==> flow/design.v <==
module clk_div(
    input clk,
    input rst,
    output reg tick_1hz
    );
    parameter CLK_FREQ = 1000; 
    reg [31:0] cnt; 
    always @(posedge clk or posedge rst) begin
        if (rst) begin
            cnt <= 0;
            tick_1hz <= 0;
        end 
        else begin
            if (cnt >= CLK_FREQ - 1) begin
                cnt <= 0;
                tick_1hz <= 1;
            end 
            else begin
                cnt <= cnt + 1;
                tick_1hz <= 0; 
            end
        end
    end
endmodule
module time_counter(
    input clk,
    input rst,
    input tick_1hz,
    input adjust,    
    input up,        
    input up_ten,    
    output reg [3:0] cur_h_ten, cur_h_one,
    output reg [3:0] cur_m_ten, cur_m_one,
    output reg [3:0] cur_s_ten, cur_s_one,
    output reg [1:0] adjust_mode,
    output reg led4, led6, led8
    );
    reg prev_adjust, prev_up, prev_up_ten;
    wire adjust_pulse, up_pulse, up_ten_pulse;
    always @(posedge clk) begin
        prev_adjust <= adjust;
        prev_up     <= up;
        prev_up_ten <= up_ten;
    end
    assign adjust_pulse = adjust & (~prev_adjust);
    assign up_pulse     = up & (~prev_up);
    assign up_ten_pulse = up_ten & (~prev_up_ten);
    always @(posedge clk or posedge rst) begin
        if(rst) adjust_mode <= 0;
        else if(adjust_pulse) begin
            if(adjust_mode >= 3) adjust_mode <= 0;
            else adjust_mode <= adjust_mode + 1;
        end
    end
    always @(*) begin
        case(adjust_mode)
            2'd0: {led4, led6, led8} = 3'b111;  
            2'd1: {led4, led6, led8} = 3'b001;  
            2'd2: {led4, led6, led8} = 3'b010;  
            2'd3: {led4, led6, led8} = 3'b100;  
            default: {led4, led6, led8} = 3'b111;
        endcase
    end
    always @(posedge clk or posedge rst) begin
        if(rst) begin
            {cur_h_ten, cur_h_one} <= 0;
            {cur_m_ten, cur_m_one} <= 0;
            {cur_s_ten, cur_s_one} <= 0;
        end
        else begin
            if(adjust_mode == 0 && tick_1hz) begin
                if(cur_s_one == 9) begin
                    cur_s_one <= 0;
                    if(cur_s_ten == 5) begin
                        cur_s_ten <= 0;
                        if(cur_m_one == 9) begin
                            cur_m_one <= 0;
                            if(cur_m_ten == 5) begin
                                cur_m_ten <= 0;
                                if(cur_h_ten == 2 && cur_h_one == 3) begin
                                    cur_h_ten <= 0; cur_h_one <= 0;
                                end else if(cur_h_one == 9) begin
                                    cur_h_one <= 0; cur_h_ten <= cur_h_ten + 1;
                                end else begin
                                    cur_h_one <= cur_h_one + 1;
                                end
                            end else cur_m_ten <= cur_m_ten + 1;
                        end else cur_m_one <= cur_m_one + 1;
                    end else cur_s_ten <= cur_s_ten + 1;
                end else cur_s_one <= cur_s_one + 1;
            end
            else if(up_pulse) begin
                case(adjust_mode)
                    2'd1: begin  
                        if(cur_s_one == 9) begin
                             cur_s_one <= 0;
                             if(cur_s_ten == 5) cur_s_ten <= 0;
                              else cur_s_ten <= cur_s_ten + 1;
                        end else cur_s_one <= cur_s_one + 1;
                    end
                    2'd2: begin  
                        if(cur_m_one == 9) begin
                             cur_m_one <= 0;
                             if(cur_m_ten == 5) cur_m_ten <= 0; 
                             else cur_m_ten <= cur_m_ten + 1;
                        end else cur_m_one <= cur_m_one + 1;
                    end
                    2'd3: begin  
                        if(cur_h_ten == 2 && cur_h_one == 3) begin
                            cur_h_ten <= 0; cur_h_one <= 0;
                        end else if(cur_h_one == 9) begin
                            cur_h_one <= 0; cur_h_ten <= cur_h_ten + 1;
                        end else begin
                            cur_h_one <= cur_h_one + 1;
                        end
                    end
                endcase
            end
            else if(up_ten_pulse) begin
                case(adjust_mode)
                    2'd1: begin 
                        if(cur_s_ten >= 5) cur_s_ten <= 0;
                        else cur_s_ten <= cur_s_ten + 1;
                    end
                    2'd2: begin 
                        if(cur_m_ten >= 5) cur_m_ten <= 0;
                        else cur_m_ten <= cur_m_ten + 1;
                    end
                    2'd3: begin 
                        if(cur_h_ten == 2) begin
                            cur_h_ten <= 0;
                            cur_h_one <= cur_h_one + 6;
                        end
                        else if(cur_h_ten == 1 && cur_h_one >= 4) begin
                            cur_h_ten <= 0;
                            cur_h_one <= cur_h_one - 4;
                        end
                        else begin
                            cur_h_ten <= cur_h_ten + 1;
                        end
                    end
                endcase
            end
        end
    end
endmodule
module time_converter(
    input [3:0] h_ten, h_one, 
    input world_clock, h24,
    input usa, england, spain,
    output reg [3:0] disp_h_ten, disp_h_one,
    output reg am, pm
    );
    integer k_time;  
    integer w_time;  
    always @(*) begin
        k_time = h_ten * 10 + h_one;
        w_time = k_time; 
        if (world_clock) begin
            if (usa) begin      
                w_time = k_time - 14;
                if (w_time < 0) w_time = w_time + 24; 
            end
            else if (england) begin 
                w_time = k_time - 9;
                if (w_time < 0) w_time = w_time + 24;
            end
            else if (spain) begin   
                w_time = k_time - 8;
                if (w_time < 0) w_time = w_time + 24;
            end
        end
        am = 0; 
        pm = 0;
        if (h24 || world_clock) begin
        end
        else begin
            if (w_time < 12) begin
                am = 1; pm = 0;
                if (w_time == 0) w_time = 12;
            end
            else begin
                am = 0; pm = 1;
                if (w_time > 12) w_time = w_time - 12;
            end
        end
        disp_h_ten = w_time / 10;
        disp_h_one = w_time % 10;
    end
endmodule
module stopwatch(
    input clk, rst,
    input enable_mode, 
    input btn_start,
    input btn_reset,
    output reg [3:0] m_ten, m_one,
    output reg [3:0] s_ten, s_one,
    output reg [3:0] ms_ten, ms_one,
    output reg [3:0] lap_m10, lap_m1,
    output reg [3:0] lap_s10, lap_s1,
    output reg [3:0] lap_ms10, lap_ms1
    );
reg [18:0] cnt_div;
    wire tick_10ms;
    assign tick_10ms = (cnt_div == 10 - 1);
    always @(posedge clk or posedge rst) begin
        if(rst) cnt_div <= 0;
        else if(tick_10ms) cnt_div <= 0;
        else cnt_div <= cnt_div + 1;
    end
    reg prev_start, prev_reset;
    wire start_pulse = btn_start & ~prev_start;
    wire reset_pulse = btn_reset & ~prev_reset;
    always @(posedge clk) begin
        prev_start <= btn_start;
        prev_reset <= btn_reset;
    end
    reg running; 
    always @(posedge clk or posedge rst) begin
        if(rst) begin
            {m_ten, m_one, s_ten, s_one, ms_ten, ms_one} <= 0;
            {lap_m10, lap_m1, lap_s10, lap_s1, lap_ms10, lap_ms1} <= 0;
            running <= 0;
        end
        else if(enable_mode) begin 
            if(start_pulse) begin
                running <= ~running;
                if (running) begin
                    lap_m10 <= m_ten; lap_m1 <= m_one;
                    lap_s10 <= s_ten; lap_s1 <= s_one;
                    lap_ms10 <= ms_ten; lap_ms1 <= ms_one;
                end
            end
            if(reset_pulse) begin
                running <= 0;
                {m_ten, m_one, s_ten, s_one, ms_ten, ms_one} <= 0;
                {lap_m10, lap_m1, lap_s10, lap_s1, lap_ms10, lap_ms1} <= 0;
            end
            if(running && tick_10ms) begin
                if(ms_one == 9) begin
                    ms_one <= 0;
                    if(ms_ten == 9) begin
                        ms_ten <= 0;
                        if(s_one == 9) begin
                            s_one <= 0;
                            if(s_ten == 5) begin
                                s_ten <= 0;
                                if(m_one == 9) begin
                                    m_one <= 0;
                                    if(m_ten == 5) m_ten <= 0;
                                    else m_ten <= m_ten + 1;
                                end else m_one <= m_one + 1;
                            end else s_ten <= s_ten + 1;
                        end else s_one <= s_one + 1;
                    end else ms_ten <= ms_ten + 1;
                end else ms_one <= ms_one + 1;
            end
        end
    end
endmodule
module timer(
    input clk, rst,
    input enable_mode,
    input btn_start,
    input btn_min,
    input btn_sec,
    input btn_clear,
    input btn_stop_alarm,
    output reg [3:0] tm_m10, tm_m1,
    output reg [3:0] tm_s10, tm_s1,
    output reg [3:0] set_m10, set_m1,
    output reg [3:0] set_s10, set_s1,
    output reg alarm_on
    );
    reg [31:0] cnt;
    wire tick_1hz;
    parameter CLK_FREQ = 1000;
    assign tick_1hz = (cnt == CLK_FREQ - 1);
    always @(posedge clk or posedge rst) begin
        if(rst) cnt <= 0;
        else if(cnt >= CLK_FREQ - 1) cnt <= 0; 
        else cnt <= cnt + 1;
    end
    reg prev_start, prev_min, prev_sec, prev_clear, prev_stop;
    wire start_pulse = btn_start & ~prev_start;
    wire min_pulse   = btn_min   & ~prev_min;
    wire sec_pulse   = btn_sec   & ~prev_sec;
    wire clear_pulse = btn_clear & ~prev_clear;
    wire stop_pulse  = btn_stop_alarm & ~prev_stop;
    always @(posedge clk) begin
        prev_start <= btn_start; prev_min <= btn_min; prev_sec <= btn_sec;
        prev_clear <= btn_clear; prev_stop <= btn_stop_alarm;
    end
    reg running; 
    wire is_zero = (tm_m10==0 && tm_m1==0 && tm_s10==0 && tm_s1==0);
    always @(posedge clk or posedge rst) begin
        if(rst) begin
            {tm_m10, tm_m1, tm_s10, tm_s1} <= 0;
            {set_m10, set_m1, set_s10, set_s1} <= 0;
            running <= 0; alarm_on <= 0;
        end
        else if(enable_mode) begin
            if (alarm_on && stop_pulse) begin 
                alarm_on <= 0; 
                running <= 0; 
            end
            else if (clear_pulse) begin
                {tm_m10, tm_m1, tm_s10, tm_s1} <= 0;
                {set_m10, set_m1, set_s10, set_s1} <= 0;
                running <= 0; alarm_on <= 0;
            end
            else if(!running && !alarm_on) begin
                if(min_pulse) begin 
                    if(tm_m1 == 9) begin 
                        tm_m1<=0; tm_m10<=tm_m10+1; 
                        set_m1<=0; set_m10<=set_m10+1; 
                    end 
                    else begin 
                        tm_m1 <= tm_m1 + 1;
                        set_m1 <= set_m1 + 1;          
                    end
                end
                if(sec_pulse) begin 
                    if(tm_s10 == 5) begin
                        tm_s10 <= 0; 
                        set_s10 <= 0;                  
                    end 
                    else begin
                        tm_s10 <= tm_s10 + 1;
                        set_s10 <= set_s10 + 1;        
                    end
                    tm_s1 <= 0; set_s1 <= 0; 
                end
            end
            if(start_pulse && !alarm_on && !is_zero) running <= ~running;
            if(running && tick_1hz) begin
                if(is_zero) begin 
                    running <= 0; 
                    alarm_on <= 1; 
                end
                else begin
                    if(tm_s1 == 0) begin
                        tm_s1 <= 9;
                        if(tm_s10 == 0) begin
                            tm_s10 <= 5;
                            if(tm_m1 == 0) begin
                                tm_m1 <= 9;
                                if(tm_m10 > 0) tm_m10 <= tm_m10 - 1;
                            end else tm_m1 <= tm_m1 - 1;
                        end else tm_s10 <= tm_s10 - 1;
                    end else tm_s1 <= tm_s1 - 1;
                end
            end
        end
        else begin 
            alarm_on <= 0; 
            running <= 0; 
        end
    end
endmodule
module alarm(
    input clk, rst,
    input enable_set,
    input btn_min,
    input btn_hour,
    input btn_stop,
    input btn_toggle,
    input btn_clear,
    input [3:0] cur_h_ten, cur_h_one,
    input [3:0] cur_m_ten, cur_m_one,
    input [3:0] cur_s_ten, cur_s_one,
    output reg [3:0] al_h_ten, al_h_one,
    output reg [3:0] al_m_ten, al_m_one,
    output reg alarm_trigger, 
    output reg alarm_enabled  
    );
    reg prev_min, prev_hour, prev_stop, prev_toggle, prev_clear;
    wire min_pulse    = btn_min    & ~prev_min;
    wire hour_pulse   = btn_hour   & ~prev_hour;
    wire stop_pulse   = btn_stop   & ~prev_stop;
    wire toggle_pulse = btn_toggle & ~prev_toggle;
    wire clear_pulse  = btn_clear  & ~prev_clear;
    always @(posedge clk) begin
        prev_min    <= btn_min;
        prev_hour   <= btn_hour;
        prev_stop   <= btn_stop;
        prev_toggle <= btn_toggle;
        prev_clear  <= btn_clear;
    end
    always @(posedge clk or posedge rst) begin
        if(rst) begin
            {al_h_ten, al_h_one, al_m_ten, al_m_one} <= 0;
            alarm_enabled <= 0; 
        end
        else begin
            if (toggle_pulse) alarm_enabled <= ~alarm_enabled;
            if(enable_set) begin
                if(clear_pulse) begin
                    {al_h_ten, al_h_one, al_m_ten, al_m_one} <= 0;
                end
                if(min_pulse) begin 
                    if(al_m_one == 9) begin al_m_one <= 0;
                    if(al_m_ten == 5) al_m_ten <= 0; 
                    else al_m_ten <= al_m_ten + 1; end 
                    else al_m_one <= al_m_one + 1;
                end
                if(hour_pulse) begin 
                     if(al_h_ten == 2 && al_h_one == 3) begin al_h_ten <= 0;
                     al_h_one <= 0; end 
                     else if(al_h_one == 9) begin al_h_one <= 0;
                     al_h_ten <= al_h_ten + 1; end 
                     else al_h_one <= al_h_one + 1;
                end
            end
        end
    end
    reg is_ringing; 
    always @(posedge clk or posedge rst) begin
        if (rst) is_ringing <= 0;
        else begin
            if (!alarm_enabled || (is_ringing && stop_pulse)) is_ringing <= 0;
            else if (alarm_enabled && !enable_set && !is_ringing) begin
                if ({cur_h_ten, cur_h_one, cur_m_ten, cur_m_one} == {al_h_ten, al_h_one, al_m_ten, al_m_one} &&
                    cur_s_ten == 0 && cur_s_one == 0) is_ringing <= 1; 
            end
        end
    end
    always @(*) alarm_trigger = is_ringing;
endmodule
module display_controller(
    input clk,
    input rst, 
    input [3:0] h_ten, h_one, 
    input [3:0] m_ten, m_one, 
    input [3:0] s_ten, s_one,
    input world_clock, use_alarm,
    input usa, england, spain,
    output reg [7:0] seg_com,  
    output reg [7:0] seg_data, 
    output reg [7:0] seg7
    );
    reg [19:0] seg_clk_div;
    wire seg_scan_clk;
    assign seg_scan_clk = seg_clk_div[1]; 
    always @(posedge clk or posedge rst) begin
        if (rst) seg_clk_div <= 0;
        else seg_clk_div <= seg_clk_div + 1;
    end
    reg [2:0] seg_scan_cnt;
    wire seg_scan_en = (seg_clk_div[1:0] == 2'b01);
    always @(posedge clk or posedge rst) begin
        if (rst) seg_scan_cnt <= 0;
        else if (seg_scan_en) begin
            if (seg_scan_cnt == 5) seg_scan_cnt <= 0;
            else seg_scan_cnt <= seg_scan_cnt + 1;
        end
    end
    reg [3:0] current_digit;
    always @(*) begin
        seg_data = 8'b1111_1111; 
        case (seg_scan_cnt)
            3'd0: begin
                seg_com = 8'b1101_1111; 
                current_digit = h_ten;
            end
            3'd1: begin
                seg_com = 8'b1110_1111;
                current_digit = h_one;
            end
            3'd2: begin
                seg_com = 8'b1111_0111;
                current_digit = m_ten;
            end
            3'd3: begin
                seg_com = 8'b1111_1011; 
                current_digit = m_one;
            end
            3'd4: begin
                seg_com = 8'b1111_1101; 
                current_digit = s_ten;
            end
            3'd5: begin
                seg_com = 8'b1111_1110; 
                current_digit = s_one;
            end
            default: begin
                seg_com = 8'b1111_1111;
                current_digit = 4'd0;
            end
        endcase
        case (current_digit)
            4'h0: seg_data[6:0] = ~7'b100_0000;
            4'h1: seg_data[6:0] = ~7'b111_1001;
            4'h2: seg_data[6:0] = ~7'b010_0100;
            4'h3: seg_data[6:0] = ~7'b011_0000;
            4'h4: seg_data[6:0] = ~7'b001_1001;
            4'h5: seg_data[6:0] = ~7'b001_0010;
            4'h6: seg_data[6:0] = ~7'b000_0010;
            4'h7: seg_data[6:0] = ~7'b111_1000;
            4'h8: seg_data[6:0] = ~7'b000_0000;
            4'h9: seg_data[6:0] = ~7'b001_0000;
            default: seg_data[6:0] = 7'b000_0000;
        endcase
        if (seg_scan_cnt == 3'd1 || seg_scan_cnt == 3'd3) 
             seg_data[7] = 1'b1;
        else 
             seg_data[7] = 1'b0;
    end 
    always @(posedge clk or posedge rst) begin
        if(rst) seg7 <= 8'b0000_0000; 
        else begin
            if(world_clock) begin
                if(usa)      
                    seg7 <= 8'b0011_1110; 
                else if(england) 
                    seg7 <= 8'b0111_1001; 
                else if(spain)   
                    seg7 <= 8'b0110_1101; 
                else 
                    seg7 <= 8'b0000_0000; 
            end
            else 
                seg7 <= 8'b0000_0000;
        end
    end
endmodule
module lcd_controller(
    input clk, rst,     
    input h24, world_clock,
    input sw_stopwatch, sw_timer, sw_alarm_set,
    input alarm_enabled,
    input usa, england, spain, 
    input [3:0] stp_m10, stp_m1, stp_s10, stp_s1, stp_ms10, stp_ms1,
    input [3:0] set_m10, set_m1, set_s10, set_s1,
    input [3:0] al_h10, al_h1, al_m10, al_m1,
    output reg LCD_RS, LCD_RW, LCD_E,
    output reg [7:0] LCD_DATA
    );
    reg [31:0] lcd_clk_div;
    wire lcd_tick;
    assign lcd_tick = (lcd_clk_div == 3 - 1);
    always @(posedge clk or posedge rst) begin
        if (rst) lcd_clk_div <= 0;
        else if (lcd_tick) lcd_clk_div <= 0;
        else lcd_clk_div <= lcd_clk_div + 1;
    end
    always @(posedge clk or posedge rst) begin
        if (rst) LCD_E <= 0;
        else if (lcd_clk_div < 1) LCD_E <= 1; 
        else LCD_E <= 0;
    end
    reg [7:0] lcd_state;
    reg [7:0] lcd_data_reg;
    reg lcd_rs_reg;
    reg [4:0] char_idx; 
    always @(posedge clk or posedge rst) begin
        if (rst) begin
            lcd_state <= 0;
            LCD_RW <= 0; LCD_RS <= 0; LCD_DATA <= 8'h00;
            char_idx <= 0;
            lcd_rs_reg <= 0; lcd_data_reg <= 8'h00;
        end 
        else begin
            if (lcd_tick) begin 
                case (lcd_state)
                    0:  begin lcd_rs_reg <= 0; lcd_data_reg <= 8'h38; lcd_state <= 1; end 
                    1:  begin lcd_state <= 2; end 
                    2:  begin lcd_rs_reg <= 0; lcd_data_reg <= 8'h38; lcd_state <= 3; end 
                    3:  begin lcd_state <= 4; end
                    4:  begin lcd_rs_reg <= 0; lcd_data_reg <= 8'h0C; lcd_state <= 5; end 
                    5:  begin lcd_state <= 6; end
                    6:  begin lcd_rs_reg <= 0; lcd_data_reg <= 8'h01; lcd_state <= 7; end 
                    7:  begin lcd_state <= 8; end
                    8:  begin lcd_rs_reg <= 0; lcd_data_reg <= 8'h06; lcd_state <= 9; end 
                    9:  begin lcd_state <= 10; end
                    10: begin lcd_rs_reg <= 0; lcd_data_reg <= 8'h80; char_idx <= 0; lcd_state <= 11; end 
                    11: begin 
                        lcd_rs_reg <= 1;
                        if (sw_stopwatch) begin
                            case(char_idx)
                                0: lcd_data_reg <= "M"; 1: lcd_data_reg <= "O"; 2: lcd_data_reg <= "D"; 3: lcd_data_reg <= "E";
                                4: lcd_data_reg <= " "; 5: lcd_data_reg <= ":"; 6: lcd_data_reg <= " ";
                                7: lcd_data_reg <= "S"; 8: lcd_data_reg <= "T"; 9: lcd_data_reg <= "O"; 10: lcd_data_reg <= "P"; 
                                11: lcd_data_reg <= "W"; 12: lcd_data_reg <= "A"; 13: lcd_data_reg <= "T"; 14: lcd_data_reg <= "C"; 15: lcd_data_reg <= "H";
                            endcase
                        end
                        else if (sw_timer) begin
                            case(char_idx)
                                0: lcd_data_reg <= "M"; 1: lcd_data_reg <= "O"; 2: lcd_data_reg <= "D"; 3: lcd_data_reg <= "E";
                                4: lcd_data_reg <= " "; 5: lcd_data_reg <= ":"; 6: lcd_data_reg <= " ";
                                7: lcd_data_reg <= "T"; 8: lcd_data_reg <= "I"; 9: lcd_data_reg <= "M"; 10: lcd_data_reg <= "E"; 
                                11: lcd_data_reg <= "R"; 12: lcd_data_reg <= " "; 13: lcd_data_reg <= " "; 14: lcd_data_reg <= " "; 15: lcd_data_reg <= " ";
                            endcase
                        end
                        else if (sw_alarm_set) begin
                            case(char_idx)
                                0: lcd_data_reg <= "A"; 1: lcd_data_reg <= "L"; 2: lcd_data_reg <= "A"; 3: lcd_data_reg <= "R"; 
                                4: lcd_data_reg <= "M"; 5: lcd_data_reg <= " "; 6: lcd_data_reg <= "S"; 7: lcd_data_reg <= "E"; 
                                8: lcd_data_reg <= "T"; 9: lcd_data_reg <= " "; 10: lcd_data_reg <= ":"; 11: lcd_data_reg <= " "; 
                                12: lcd_data_reg <= (alarm_enabled) ? "O" : "O";
                                13: lcd_data_reg <= (alarm_enabled) ? "N" : "F";
                                14: lcd_data_reg <= (alarm_enabled) ? " " : "F";
                                15: lcd_data_reg <= " ";
                            endcase
                        end
                        else begin
                            case(char_idx)
                                0: lcd_data_reg <= "M"; 1: lcd_data_reg <= "O"; 2: lcd_data_reg <= "D"; 3: lcd_data_reg <= "E";
                                4: lcd_data_reg <= " "; 5: lcd_data_reg <= ":"; 6: lcd_data_reg <= " ";
                                7: lcd_data_reg <= (h24) ? "2" : "1";
                                8: lcd_data_reg <= (h24) ? "4" : "2"; 
                                9: lcd_data_reg <= "H"; 
                                10: lcd_data_reg <= " "; 11: lcd_data_reg <= "T"; 12: lcd_data_reg <= "Y"; 13: lcd_data_reg <= "P"; 14: lcd_data_reg <= "E"; 15: lcd_data_reg <= " ";
                            endcase
                        end
                        if(char_idx < 15) char_idx <= char_idx + 1;
                        else lcd_state <= 12;
                    end
                    12: begin lcd_rs_reg <= 0; lcd_data_reg <= 8'hC0; char_idx <= 0; lcd_state <= 13; end 
                    13: begin
                        lcd_rs_reg <= 1;
                        if (sw_stopwatch) begin
                            case(char_idx)
                                0: lcd_data_reg <= "L"; 1: lcd_data_reg <= "A"; 2: lcd_data_reg <= "P"; 
                                3: lcd_data_reg <= " "; 4: lcd_data_reg <= ":"; 5: lcd_data_reg <= " ";
                                6: lcd_data_reg <= stp_m10 + "0"; 7: lcd_data_reg <= stp_m1 + "0";
                                8: lcd_data_reg <= ":";  
                                9: lcd_data_reg <= stp_s10 + "0"; 10: lcd_data_reg <= stp_s1 + "0";
                                11: lcd_data_reg <= ":";  
                                12: lcd_data_reg <= stp_ms10 + "0"; 13: lcd_data_reg <= stp_ms1 + "0";
                                14: lcd_data_reg <= " "; 15: lcd_data_reg <= " ";
                            endcase
                        end
                        else if (sw_timer) begin
                            case(char_idx)
                                0: lcd_data_reg <= "S"; 1: lcd_data_reg <= "E"; 2: lcd_data_reg <= "T"; 
                                3: lcd_data_reg <= " "; 4: lcd_data_reg <= ":"; 5: lcd_data_reg <= " ";
                                6: lcd_data_reg <= set_m10 + "0"; 7: lcd_data_reg <= set_m1 + "0";
                                8: lcd_data_reg <= ":";
                                9: lcd_data_reg <= set_s10 + "0"; 10: lcd_data_reg <= set_s1 + "0";
                                default: lcd_data_reg <= " "; 
                            endcase
                        end
                        else if (sw_alarm_set) begin
                            case(char_idx)
                                0: lcd_data_reg <= "T"; 1: lcd_data_reg <= "I"; 2: lcd_data_reg <= "M"; 3: lcd_data_reg <= "E"; 
                                4: lcd_data_reg <= " "; 5: lcd_data_reg <= ":"; 6: lcd_data_reg <= " ";
                                7: lcd_data_reg <= al_h10 + "0"; 8: lcd_data_reg <= al_h1 + "0";
                                9: lcd_data_reg <= ":";
                                10: lcd_data_reg <= al_m10 + "0"; 11: lcd_data_reg <= al_m1 + "0";
                                default: lcd_data_reg <= " ";
                            endcase
                        end
                        else begin
                            case(char_idx)
                                0: lcd_data_reg <= "Z"; 1: lcd_data_reg <= "O"; 2: lcd_data_reg <= "N"; 3: lcd_data_reg <= "E";
                                4: lcd_data_reg <= " "; 5: lcd_data_reg <= ":"; 6: lcd_data_reg <= " ";
                                default: begin
                                    if (world_clock && usa) begin
                                        case(char_idx)
                                            7: lcd_data_reg <= "U"; 8: lcd_data_reg <= "S"; 9: lcd_data_reg <= "A"; 10: lcd_data_reg <= " "; 
                                            11: lcd_data_reg <= "("; 12: lcd_data_reg <= "N"; 13: lcd_data_reg <= "Y"; 14: lcd_data_reg <= ")"; 15: lcd_data_reg <= " ";
                                        endcase
                                    end
                                    else if (world_clock && england) begin
                                        case(char_idx)
                                            7: lcd_data_reg <= "U"; 8: lcd_data_reg <= "K"; 9: lcd_data_reg <= " "; 10: lcd_data_reg <= "("; 
                                            11: lcd_data_reg <= "L"; 12: lcd_data_reg <= "O"; 13: lcd_data_reg <= "N"; 14: lcd_data_reg <= ")"; 15: lcd_data_reg <= " ";
                                        endcase
                                    end
                                    else if (world_clock && spain) begin
                                        case(char_idx)
                                            7: lcd_data_reg <= "S"; 8: lcd_data_reg <= "P"; 9: lcd_data_reg <= "A"; 10: lcd_data_reg <= "I"; 
                                            11: lcd_data_reg <= "N"; 12: lcd_data_reg <= " "; 13: lcd_data_reg <= " "; 14: lcd_data_reg <= " "; 15: lcd_data_reg <= " ";
                                        endcase
                                    end
                                    else begin
                                        case(char_idx)
                                            7: lcd_data_reg <= "K"; 8: lcd_data_reg <= "O"; 9: lcd_data_reg <= "R"; 10: lcd_data_reg <= "E"; 
                                            11: lcd_data_reg <= "A"; 12: lcd_data_reg <= " "; 13: lcd_data_reg <= " "; 14: lcd_data_reg <= " "; 15: lcd_data_reg <= " ";
                                        endcase
                                    end
                                end
                            endcase
                        end
                        if(char_idx < 15) char_idx <= char_idx + 1; 
                        else lcd_state <= 14; 
                    end
                    14: begin lcd_rs_reg <= 0; lcd_data_reg <= 8'h02; lcd_state <= 15; end 
                    15: begin lcd_state <= 10; end 
                    default: lcd_state <= 0;
                endcase
                LCD_RS <= lcd_rs_reg;
                LCD_DATA <= lcd_data_reg;
                LCD_RW <= 0; 
            end
        end
    end
endmodule
module clock(
    input clk,
    input rst,
    input adjust, up, up_ten,
    input h24, world_clock,
    input usa, england, spain,
    input sw_stopwatch,
    input sw_timer,
    input sw_alarm_set,
    input btn_stp_start,
    input btn_stp_reset,
    input btn_alarm_toggle,
    input btn_alarm_stop,
    output [7:0] seg_data, seg_com, seg7,
    output am, pm,
    output led4, led6, led8, 
    output LCD_RS, LCD_RW, LCD_E,
    output [7:0] LCD_DATA,
    output [3:0] rgb_r,
    output piezo_out 
    );
    wire tick_1hz;
    wire [1:0] adjust_mode;
    wire [3:0] cur_h_ten, cur_h_one, cur_m_ten, cur_m_one, cur_s_ten, cur_s_one;
    wire [3:0] disp_h_ten, disp_h_one; 
    wire [3:0] stp_m10, stp_m1, stp_s10, stp_s1, stp_ms10, stp_ms1;
    wire [3:0] stp_run_m10, stp_run_m1, stp_run_s10, stp_run_s1, stp_run_ms10, stp_run_ms1;
    wire [3:0] stp_lap_m10, stp_lap_m1, stp_lap_s10, stp_lap_s1, stp_lap_ms10, stp_lap_ms1;
    wire [3:0] tm_m10, tm_m1, tm_s10, tm_s1;
    wire [3:0] tm_set_m10, tm_set_m1, tm_set_s10, tm_set_s1;
    wire timer_alarm_on; 
    wire [3:0] al_h10, al_h1, al_m10, al_m1;
    wire real_alarm_trig; 
    wire alarm_is_on;     
    reg [3:0] final_h_ten, final_h_one, final_m_ten, final_m_one, final_s_ten, final_s_one;
    clk_div u_clk_div( .clk(clk), .rst(rst), .tick_1hz(tick_1hz) );
    time_counter u_counter(
        .clk(clk), .rst(rst), .tick_1hz(tick_1hz),
        .adjust( adjust & ~sw_stopwatch & ~sw_timer & ~sw_alarm_set ), 
        .up(     up     & ~sw_stopwatch & ~sw_timer & ~sw_alarm_set ), 
        .up_ten( up_ten & ~sw_stopwatch & ~sw_timer & ~sw_alarm_set ),
        .cur_h_ten(cur_h_ten), .cur_h_one(cur_h_one),
        .cur_m_ten(cur_m_ten), .cur_m_one(cur_m_one),
        .cur_s_ten(cur_s_ten), .cur_s_one(cur_s_one),
        .adjust_mode(adjust_mode),
        .led4(led4), .led6(led6), .led8(led8) 
    );
    time_converter u_converter(
        .h_ten(cur_h_ten), .h_one(cur_h_one),
        .world_clock(world_clock), .h24(h24),
        .usa(usa), .england(england), .spain(spain),
        .disp_h_ten(disp_h_ten), .disp_h_one(disp_h_one),
        .am(am), .pm(pm)
    );
    stopwatch u_stopwatch(
        .clk(clk), .rst(rst),
        .enable_mode(sw_stopwatch),
        .btn_start(btn_stp_start), .btn_reset(btn_stp_reset),
        .m_ten(stp_run_m10), .m_one(stp_run_m1),
        .s_ten(stp_run_s10), .s_one(stp_run_s1),
        .ms_ten(stp_run_ms10), .ms_one(stp_run_ms1),
        .lap_m10(stp_lap_m10), .lap_m1(stp_lap_m1),
        .lap_s10(stp_lap_s10), .lap_s1(stp_lap_s1),
        .lap_ms10(stp_lap_ms10), .lap_ms1(stp_lap_ms1)
    );
   timer u_timer(
        .clk(clk), .rst(rst),
        .enable_mode(sw_timer),
        .btn_start(adjust),
        .btn_min(up_ten),
        .btn_sec(up),
        .btn_clear(btn_stp_reset),
        .btn_stop_alarm(btn_alarm_stop),
        .tm_m10(tm_m10), .tm_m1(tm_m1), 
        .tm_s10(tm_s10), .tm_s1(tm_s1),
        .set_m10(tm_set_m10), .set_m1(tm_set_m1), 
        .set_s10(tm_set_s10),
        .set_s1(tm_set_s1),
        .alarm_on(timer_alarm_on)
    );
    alarm u_alarm(
        .clk(clk), .rst(rst),
        .enable_set(sw_alarm_set), 
        .btn_min(up),              
        .btn_hour(up_ten),         
        .btn_stop(btn_alarm_stop),     
        .btn_toggle(btn_alarm_toggle), 
        .btn_clear(btn_stp_reset),     
        .cur_h_ten(cur_h_ten), .cur_h_one(cur_h_one),
        .cur_m_ten(cur_m_ten), .cur_m_one(cur_m_one),
        .cur_s_ten(cur_s_ten), .cur_s_one(cur_s_one),
        .al_h_ten(al_h10), .al_h_one(al_h1),
        .al_m_ten(al_m10), .al_m_one(al_m1),
        .alarm_trigger(real_alarm_trig),
        .alarm_enabled(alarm_is_on) 
    );
    always @(*) begin
        if (sw_stopwatch) begin 
            final_h_ten = stp_run_m10;  final_h_one = stp_run_m1;
            final_m_ten = stp_run_s10;  final_m_one = stp_run_s1;
            final_s_ten = stp_run_ms10; final_s_one = stp_run_ms1;
        end
        else if (sw_timer) begin
            final_h_ten = 0;        final_h_one = 0;
            final_m_ten = tm_m10;   final_m_one = tm_m1;
            final_s_ten = tm_s10;   final_s_one = tm_s1;
        end
        else if (sw_alarm_set) begin
            final_h_ten = al_h10;   final_h_one = al_h1; 
            final_m_ten = al_m10;   final_m_one = al_m1;
            final_s_ten = 0;        final_s_one = 0;
        end
        else begin
            final_h_ten = disp_h_ten; final_h_one = disp_h_one;
            final_m_ten = cur_m_ten;  final_m_one = cur_m_one;
            final_s_ten = cur_s_ten;  final_s_one = cur_s_one;
        end
    end
    reg [15:0] piezo_cnt;
    reg piezo_wave;
    always @(posedge clk or posedge rst) begin
        if(rst) begin piezo_cnt <= 0; piezo_wave <= 0; end
        else begin
            piezo_wave <= ~piezo_wave; 
        end
    end
    assign piezo_out = (timer_alarm_on | real_alarm_trig) ? piezo_wave : 1'b0;
    reg [8:0] blink_cnt; 
    always @(posedge clk or posedge rst) begin
        if(rst) blink_cnt <= 0; else blink_cnt <= blink_cnt + 1;
    end
    wire blink_sig = blink_cnt[8]; 
    wire blink_red = (timer_alarm_on | real_alarm_trig) ? blink_sig : 1'b0; 
    assign rgb_r = {blink_red, blink_red, blink_red, blink_red}; 
    display_controller u_display(
        .clk(clk), .rst(rst),
        .h_ten(final_h_ten), .h_one(final_h_one),
        .m_ten(final_m_ten), .m_one(final_m_one),
        .s_ten(final_s_ten), .s_one(final_s_one),
        .world_clock(world_clock), .use_alarm(1'b0),
        .usa(usa), .england(england), .spain(spain),
        .seg_com(seg_com), .seg_data(seg_data), .seg7(seg7)
    );
    lcd_controller u_lcd(
        .clk(clk), .rst(rst),
        .h24(h24), .world_clock(world_clock),
        .sw_stopwatch(sw_stopwatch),
        .sw_timer(sw_timer),
        .sw_alarm_set(sw_alarm_set), 
        .alarm_enabled(alarm_is_on), 
        .usa(usa), .england(england), .spain(spain),
        .stp_m10(stp_lap_m10), .stp_m1(stp_lap_m1),
        .stp_s10(stp_lap_s10), .stp_s1(stp_lap_s1),
        .stp_ms10(stp_lap_ms10), .stp_ms1(stp_lap_ms1),
        .set_m10(tm_set_m10), .set_m1(tm_set_m1),
        .set_s10(tm_set_s10), .set_s1(tm_set_s1),
        .al_h10(al_h10), .al_h1(al_h1),
        .al_m10(al_m10), .al_m1(al_m1),
        .LCD_RS(LCD_RS), .LCD_RW(LCD_RW),
        .LCD_E(LCD_E), .LCD_DATA(LCD_DATA)
    );
endmodule
## Step by step through the tools: clock

Tool output for the design above, in the order of the flow.
Lines are those of the file above, counted from 1.
Operators: Yosys type, input widths -> output width; for muxes data width and select width s.
Not given: -

| design | value |
|---|---|
| top | clock |
| clock input | clk |
| standard-cell library | sky130hd |
| timing corner | tt_025C_1v80 |

## After elaboration

Counts by Yosys on the flattened word-level netlist (proc, flatten, opt, wreduce; memories kept). Register bits leave out memories and registers merged into their read ports (data or address). Print and check cells are left out. Cells with the same type and inputs are merged into one.
Yosys's memory passes give these memory sizes; they may raise the number of words (mostly to a power of two), join words into wider ones and drop unused or constant bits.

| bit counts | value |
|---|---|
| memories kept | 1 |
| output and inout port bits | 45 |
| bits in registers | 326 |
| bits of input ports | 17 |
| elaborated cells | 631 |
| ROM bits | 112 |

Memory list:

| name | words | width | rd ports | wr ports | RTL line | text |
|---|---|---|---|---|---|---|
| (no name shown) | 16 | 7 | 1 | 0 | 491 | `case (current_digit)` |

| cells by class | value |
|---|---|
| reductions and logical operators | 99 |
| muxes and demuxes | 269 |
| multipliers | 1 |
| equality and inequality tests | 85 |
| magnitude comparators | 14 |
| add/sub/neg operators | 59 |
| bitwise operators | 38 |
| divide/modulo/power cells | 2 |

Operator list:

| kind | number |
|---|---|
| $mux 4 | 189 |
| $mux 32 | 14 |
| $pmux 8 s9 | 3 |
| $pmux 8 s12 | 2 |
| $pmux 8 s8 | 3 |
| $div 32x5->32 const B | 1 |
| $mod 32x5->32 const B | 1 |
| $pmux 8 s6 | 3 |
| $lt 32x1->1 const B | 4 |
| $sub 32x5->32 const B | 4 |
| $pmux 8 s15 | 1 |
| $mux 8 | 14 |
| $pmux 8 s13 | 1 |
| $add 4x6->7 const B | 14 |
| $add 32x1->32 const B | 3 |
| $add 32x6->32 const B | 3 |
| $add 4x1->4 const B | 22 |
| $pmux 8 s11 | 1 |
| $ge 32x10->1 const B | 2 |
| $eq 8x4->1 const B | 8 |
| $eq 4x4->1 const B | 10 |
| $eq 5x4->1 const B | 8 |
| $pmux 6 s6 | 1 |
| $ne 16x16->1 const B | 2 |
| $eq 32x10->1 const B | 1 |
| $eq 32x2->1 const B | 1 |
| $add 32x4->32 | 1 |
| $gt 32x5->1 const B | 1 |

Not listed: further kinds 78, cells in them 249.

## Longest topological paths

Yosys ltp: most cells in a row. Word level: on the elaborated netlist, between registers, memories and ports. Mapped: between sequential cells and ports; inverters and the memories' decode and read muxes count.

| depth | value |
|---|---|
| depth in word-level cells | 18 |
| ABC_AREA | 0 |
| mapped depth | 51 |
| mapped depth without buffers | 47 |

## After synthesis

The flow's flattened synthesis, as Yosys stat reports it; memories are mapped. The netlist is that of the ABC_AREA named above (0 if unset); the other value can give another one.

Cell types:

| cell | number | total area (um^2) |
|---|---|---|
| sky130_fd_sc_hd__dfrtp_1 | 298 | 7.46E+03 |
| sky130_fd_sc_hd__nand2_1 | 343 | 1.29E+03 |
| sky130_fd_sc_hd__ha_1 | 82 | 1.03E+03 |
| sky130_fd_sc_hd__o21ai_0 | 181 | 905.869 |
| sky130_fd_sc_hd__nor2_1 | 211 | 792.01 |
| sky130_fd_sc_hd__xnor2_1 | 89 | 779.498 |
| sky130_fd_sc_hd__a21oi_1 | 125 | 625.6 |
| sky130_fd_sc_hd__nand3_1 | 113 | 565.542 |
| sky130_fd_sc_hd__xor2_1 | 46 | 402.886 |
| sky130_fd_sc_hd__clkbuf_1 | 96 | 360.346 |
| sky130_fd_sc_hd__mux2i_1 | 32 | 320.307 |
| sky130_fd_sc_hd__inv_1 | 82 | 307.795 |
| sky130_fd_sc_hd__nor3_1 | 55 | 275.264 |
| sky130_fd_sc_hd__mux2_2 | 24 | 270.259 |
| sky130_fd_sc_hd__nand4_1 | 41 | 256.496 |
| sky130_fd_sc_hd__a31oi_1 | 37 | 231.472 |
| sky130_fd_sc_hd__a22oi_1 | 30 | 225.216 |
| sky130_fd_sc_hd__nand2b_1 | 36 | 225.216 |

Not listed: further types 98, cells in them 572.

| mapped netlist | value |
|---|---|
| cell area after synthesis | 0.0210564 mm^2 |
| flip-flops | 309 |
| sequential part of the area | 0.0076836 mm^2 |
| cell count | 2493 |
| buffers | 128 |

The figures by module come from a second, unflattened synthesis with its own total; it is not the netlist above.

| unflattened totals | value |
|---|---|
| cell total of the unflattened synthesis | 3080 |
| area total of the unflattened synthesis | 0.0259937 mm^2 |

Each row is one instance without its submodules.

Modules:

| module | instances | area (mm^2) | cells | sequential area (mm^2) |
|---|---|---|---|---|
| time_converter | 1 | 0.0069742 | 1062 | 0 |
| lcd_controller | 1 | 0.0057368 | 660 | 0.001803 |
| stopwatch | 1 | 0.0034646 | 354 | 0.0017417 |
| timer | 1 | 0.0032156 | 330 | 0.0016516 |
| time_counter | 1 | 0.0019544 | 202 | 0.0007107 |
| alarm | 1 | 0.0013576 | 140 | 0.0005505 |
| clk_div | 1 | 0.0011574 | 81 | 0.0008258 |
| clock | 1 | 0.0010735 | 132 | 0.0002502 |
| display_controller | 1 | 0.0010598 | 119 | 0.0002502 |

## Worst setup path after synthesis

OpenSTA on the mapped netlist: ideal clock, no wires. The path of least setup slack (recovery checks aside). Input and output delay are each 20% of the period. Register names are those of the netlist, which keeps one name where synthesis merged equal registers.

| timing after synthesis | value |
|---|---|
| kind | in2out |
| start | input usa |
| end | output seg_data[3] |
| launch time at the first pin | 4.000 ns |
| buffers on the path | 5 |
| external output delay | 4.000 ns |
| delay of the path | 7.978 ns |
| required time | 16.000 ns |
| stages | 42 |
| slack | 4.022 ns |
| external input delay | 4.000 ns |
| arrival time | 11.978 ns |
| period | 20.0 ns |
| synthesis period reached | 15.978 ns |

"delay of the path" = arrival - input delay + setup time.
At an output port there is no setup time.
"stages" counts driving pins, that of a launching flip-flop among them; a cell with two outputs on the path counts twice.
"synthesis period reached" is the clock period less the worst setup slack; recovery checks do not enter. This is arithmetic on one report: input and output delays are still those of the set period (20% each).
Between the ends stands the longest chain of elaborated cells between them, by number of cells; it is not shown to be the way that was timed. Of several equally long chains one is given.
Each line given opens the expression or statement behind the cell; cells for indexed reads and writes are added by Yosys, which also makes memories of some case tables.
A memory read counts as a cell of the chain, while the word-level depth stops at memories.

| on the way, after synthesis | value |
|---|---|
| cell sequence | sky130_fd_sc_hd__clkbuf_1 > sky130_fd_sc_hd__buf_1 > sky130_fd_sc_hd__a21oi_1 > sky130_fd_sc_hd__nor2_1 > sky130_fd_sc_hd__nor2_1 > sky130_fd_sc_hd__a21oi_1 > sky130_fd_sc_hd__inv_1 > sky130_fd_sc_hd__ha_1 > sky130_fd_sc_hd__nor3_1 > sky130_fd_sc_hd__nand3_1 > sky130_fd_sc_hd__nand2_1 > sky130_fd_sc_hd__a21oi_1 > sky130_fd_sc_hd__a311oi_4 > sky130_fd_sc_hd__a21bo_1 > sky130_fd_sc_hd__mux2_4 > sky130_fd_sc_hd__or2_1 > sky130_fd_sc_hd__buf_2 > sky130_fd_sc_hd__a31oi_1 > (+6 left out) > sky130_fd_sc_hd__a221o_1 > sky130_fd_sc_hd__inv_1 > sky130_fd_sc_hd__ha_1 > sky130_fd_sc_hd__nor3b_1 > sky130_fd_sc_hd__a221oi_1 > sky130_fd_sc_hd__o211ai_1 > sky130_fd_sc_hd__o22ai_2 > sky130_fd_sc_hd__o2111ai_4 > sky130_fd_sc_hd__xor2_1 > sky130_fd_sc_hd__ha_1 > sky130_fd_sc_hd__a22o_1 > sky130_fd_sc_hd__nand3_1 > sky130_fd_sc_hd__o31ai_1 > sky130_fd_sc_hd__a311o_1 > sky130_fd_sc_hd__inv_1 > sky130_fd_sc_hd__ha_1 > sky130_fd_sc_hd__mux2_1 > sky130_fd_sc_hd__mux2i_1 |
| cells in the longest elaborated chain | 12 |
| elaborated cells between the ends (all ways) | 20 |
| source lines of those cells | 13 |
| those cells by class | add/sub: 1; div: 2; compare: 2; mux: 13; reduce/logical: 1; memory: 1 |

Ends and longest elaborated chain, after synthesis:

| element | RTL line | text |
|---|---|---|
| start, declared | 705 | `input usa, england, spain,` |
| $mux 32 | 160 | `if (usa) begin` |
| $mux 32 | 159 | `if (world_clock) begin` |
| $sub 32x5->32 | 184 | `if (w_time > 12) w_time = w_time - 12;` |
| $mux 32 | 184 |  |
| $mux 32 | 178 | `if (w_time < 12) begin` |
| $mux 32 | 175 | `if (h24 \|\| world_clock) begin` |
| $mod 32x5->32 | 188 | `disp_h_one = w_time % 10;` |
| $mux 4 | 807 | `else if (sw_alarm_set) begin` |
| $mux 4 | 802 | `else if (sw_timer) begin` |
| $mux 4 | 797 | `if (sw_stopwatch) begin` |
| $pmux 4 s6 | 461 | `case (seg_scan_cnt)` |
| $mem_v2 16x7 | 491 | `case (current_digit)` |
| end, declared | 713 | `output [7:0] seg_data, seg_com, seg7,` |

## Path in the finished layout

Path of least setup slack in the final report of flow run A (OpenROAD, finished layout, wires in). Where an end is a register, its clock arrival counts in the times.

| timing after layout | value |
|---|---|
| kind | reg2out |
| start | register u_counter.cur_h_ten[3] |
| end | output seg_data[3] |
| stages | 51 |
| launch time at the first pin | 0.63 ns |
| period | 11.7 ns |
| required time | 9.36 ns |
| slack | -1.33 ns |
| buffers on the path | 6 |
| arrival time | 10.69 ns |
| external output delay | 2.34 ns |

Between the ends stands the longest chain of elaborated cells between them, by number of cells; it is not shown to be the way that was timed. Of several equally long chains one is given.
A memory read counts as a cell of the chain, while the word-level depth stops at memories.
At most two assigning lines are given for a register; there are more.

| on the way, after layout | value |
|---|---|
| cell sequence | sky130_fd_sc_hd__dfrtp_1 > sky130_fd_sc_hd__ha_4 > sky130_fd_sc_hd__ha_4 > sky130_fd_sc_hd__inv_2 > sky130_fd_sc_hd__fa_2 > sky130_fd_sc_hd__buf_6 > sky130_fd_sc_hd__nor2b_4 > sky130_fd_sc_hd__a21o_1 > sky130_fd_sc_hd__nor2_4 > sky130_fd_sc_hd__inv_2 > sky130_fd_sc_hd__ha_4 > sky130_fd_sc_hd__inv_1 > sky130_fd_sc_hd__a21oi_2 > sky130_fd_sc_hd__xnor3_2 > sky130_fd_sc_hd__o211ai_1 > sky130_fd_sc_hd__o21ai_1 > sky130_fd_sc_hd__o211ai_1 > sky130_fd_sc_hd__a32oi_1 > (+15 left out) > sky130_fd_sc_hd__inv_2 > sky130_fd_sc_hd__ha_4 > sky130_fd_sc_hd__nor3b_4 > sky130_fd_sc_hd__a221oi_2 > sky130_fd_sc_hd__o211ai_1 > sky130_fd_sc_hd__o22ai_2 > sky130_fd_sc_hd__o2111ai_4 > sky130_fd_sc_hd__xor2_1 > sky130_fd_sc_hd__ha_1 > sky130_fd_sc_hd__a22o_1 > sky130_fd_sc_hd__nand3_1 > sky130_fd_sc_hd__o31ai_1 > sky130_fd_sc_hd__a311o_1 > sky130_fd_sc_hd__inv_2 > sky130_fd_sc_hd__ha_4 > sky130_fd_sc_hd__mux2_4 > sky130_fd_sc_hd__mux2i_4 > sky130_fd_sc_hd__buf_6 |
| cells in the longest elaborated chain | 19 |
| elaborated cells between the ends (all ways) | 36 |
| source lines of those cells | 22 |
| those cells by class | add/sub: 8; mul: 1; div: 2; compare: 5; mux: 18; reduce/logical: 1; memory: 1 |

Ends and longest elaborated chain, after layout:

| element | RTL line | text |
|---|---|---|
| start, declared | 32 | `output reg [3:0] cur_h_ten, cur_h_one,` |
| start, assigned | 81 | `cur_h_ten <= 0; cur_h_one <= 0;` |
| start, assigned | 139 | `cur_h_ten <= cur_h_ten + 1;` |
| $mul 4x3->7 | 157 | `k_time = h_ten * 10 + h_one;` |
| $add 32x4->32 | 157 |  |
| $sub 32x5->32 | 169 | `w_time = k_time - 8;` |
| $lt 32x1->1 | 170 | `if (w_time < 0) w_time = w_time + 24;` |
| $mux 32 | 170 |  |
| $mux 32 | 168 | `else if (spain) begin` |
| $mux 32 | 164 | `else if (england) begin` |
| (+5 left out) | - |  |
| $mux 32 | 175 | `if (h24 \|\| world_clock) begin` |
| $mod 32x5->32 | 188 | `disp_h_one = w_time % 10;` |
| $mux 4 | 807 | `else if (sw_alarm_set) begin` |
| $mux 4 | 802 | `else if (sw_timer) begin` |
| $mux 4 | 797 | `if (sw_stopwatch) begin` |
| $pmux 4 s6 | 461 | `case (seg_scan_cnt)` |
| $mem_v2 16x7 | 491 | `case (current_digit)` |
| end, declared | 713 | `output [7:0] seg_data, seg_com, seg7,` |

Hand-over note for clock

Record of 3 stored runs of the RTL-to-layout flow on clock, platform sky130hd. The runs are unordered. Constraints: input delay and output delay 20% of the set period each, output load 0.01 pF.
"period reached" is the run's clock period less its worst setup slack. It is reckoned from that one timing run; input and output delays stay at 20% of the period that was set.
"critical setup path time" means the part of the period allowed to the worst setup path (the constraints hold back 20% at inputs and 20% at outputs) less its slack; where the path has registers, the arrival times of their clocks count too.
"overall power": no workload was simulated; the value follows from the tool's default switching activity.
A setting shown as . is not set for that run.

| run name | CAP_MARGIN | CELL_PAD_IN_SITES_DETAIL_PLACEMENT | CELL_PAD_IN_SITES_GLOBAL_PLACEMENT | CORE_ASPECT_RATIO | CORE_MARGIN | CORE_UTILIZATION | CTS_CLUSTER_SIZE | HOLD_SLACK_MARGIN | MAX_ROUTING_LAYER | MIN_ROUTING_LAYER | period_ns | SLEW_MARGIN | PLACE_DENSITY_LB_ADDON | setup slack of the worst path (ns) | overall power (uW) | final design utilization | setup TNS (ns) | period reached (ns) | worst hold slack in the final report (ns) | critical setup path time (ns) | class of the worst setup path | standard-cell area after layout (mm^2) | full die area (mm^2) | post-synthesis cell area (mm^2) |
|---|---|---|---|---|---|---|---|---|---|---|---|---|---|---|---|---|---|---|---|---|---|---|---|---|
| flow run A | 10 | 2 | 1 | 0.52 | 7 | 30 | 99 | 0.12 | met4 | met2 | 11.7 | 20 | . | -1.332 | 7604 | 0.397 | -8.664 | 13.032 | 0.405 | 10.69 | reg2out | 0.0273024 | 0.0782021 | 0.0210564 |
| flow run B | 30 | 2 | 1 | 0.52 | 7 | 30 | 51 | 0.12 | met4 | met2 | 11.7 | 20 | 0.05 | -1.527 | 7982 | 0.405 | -10.125 | 13.227 | 0.416 | 10.89 | reg2out | 0.027893 | 0.0782021 | 0.0210564 |
| flow run C | 10 | . | . | 0.52 | 2 | 68 | . | 0.16 | met4 | . | 20.0 | 20 | . | 1.180 | 3034 | 0.753 | 0.000 | 18.820 | 0.415 | 10.82 | in2out | 0.0229295 | 0.0324652 | 0.0210564 |

End of note.
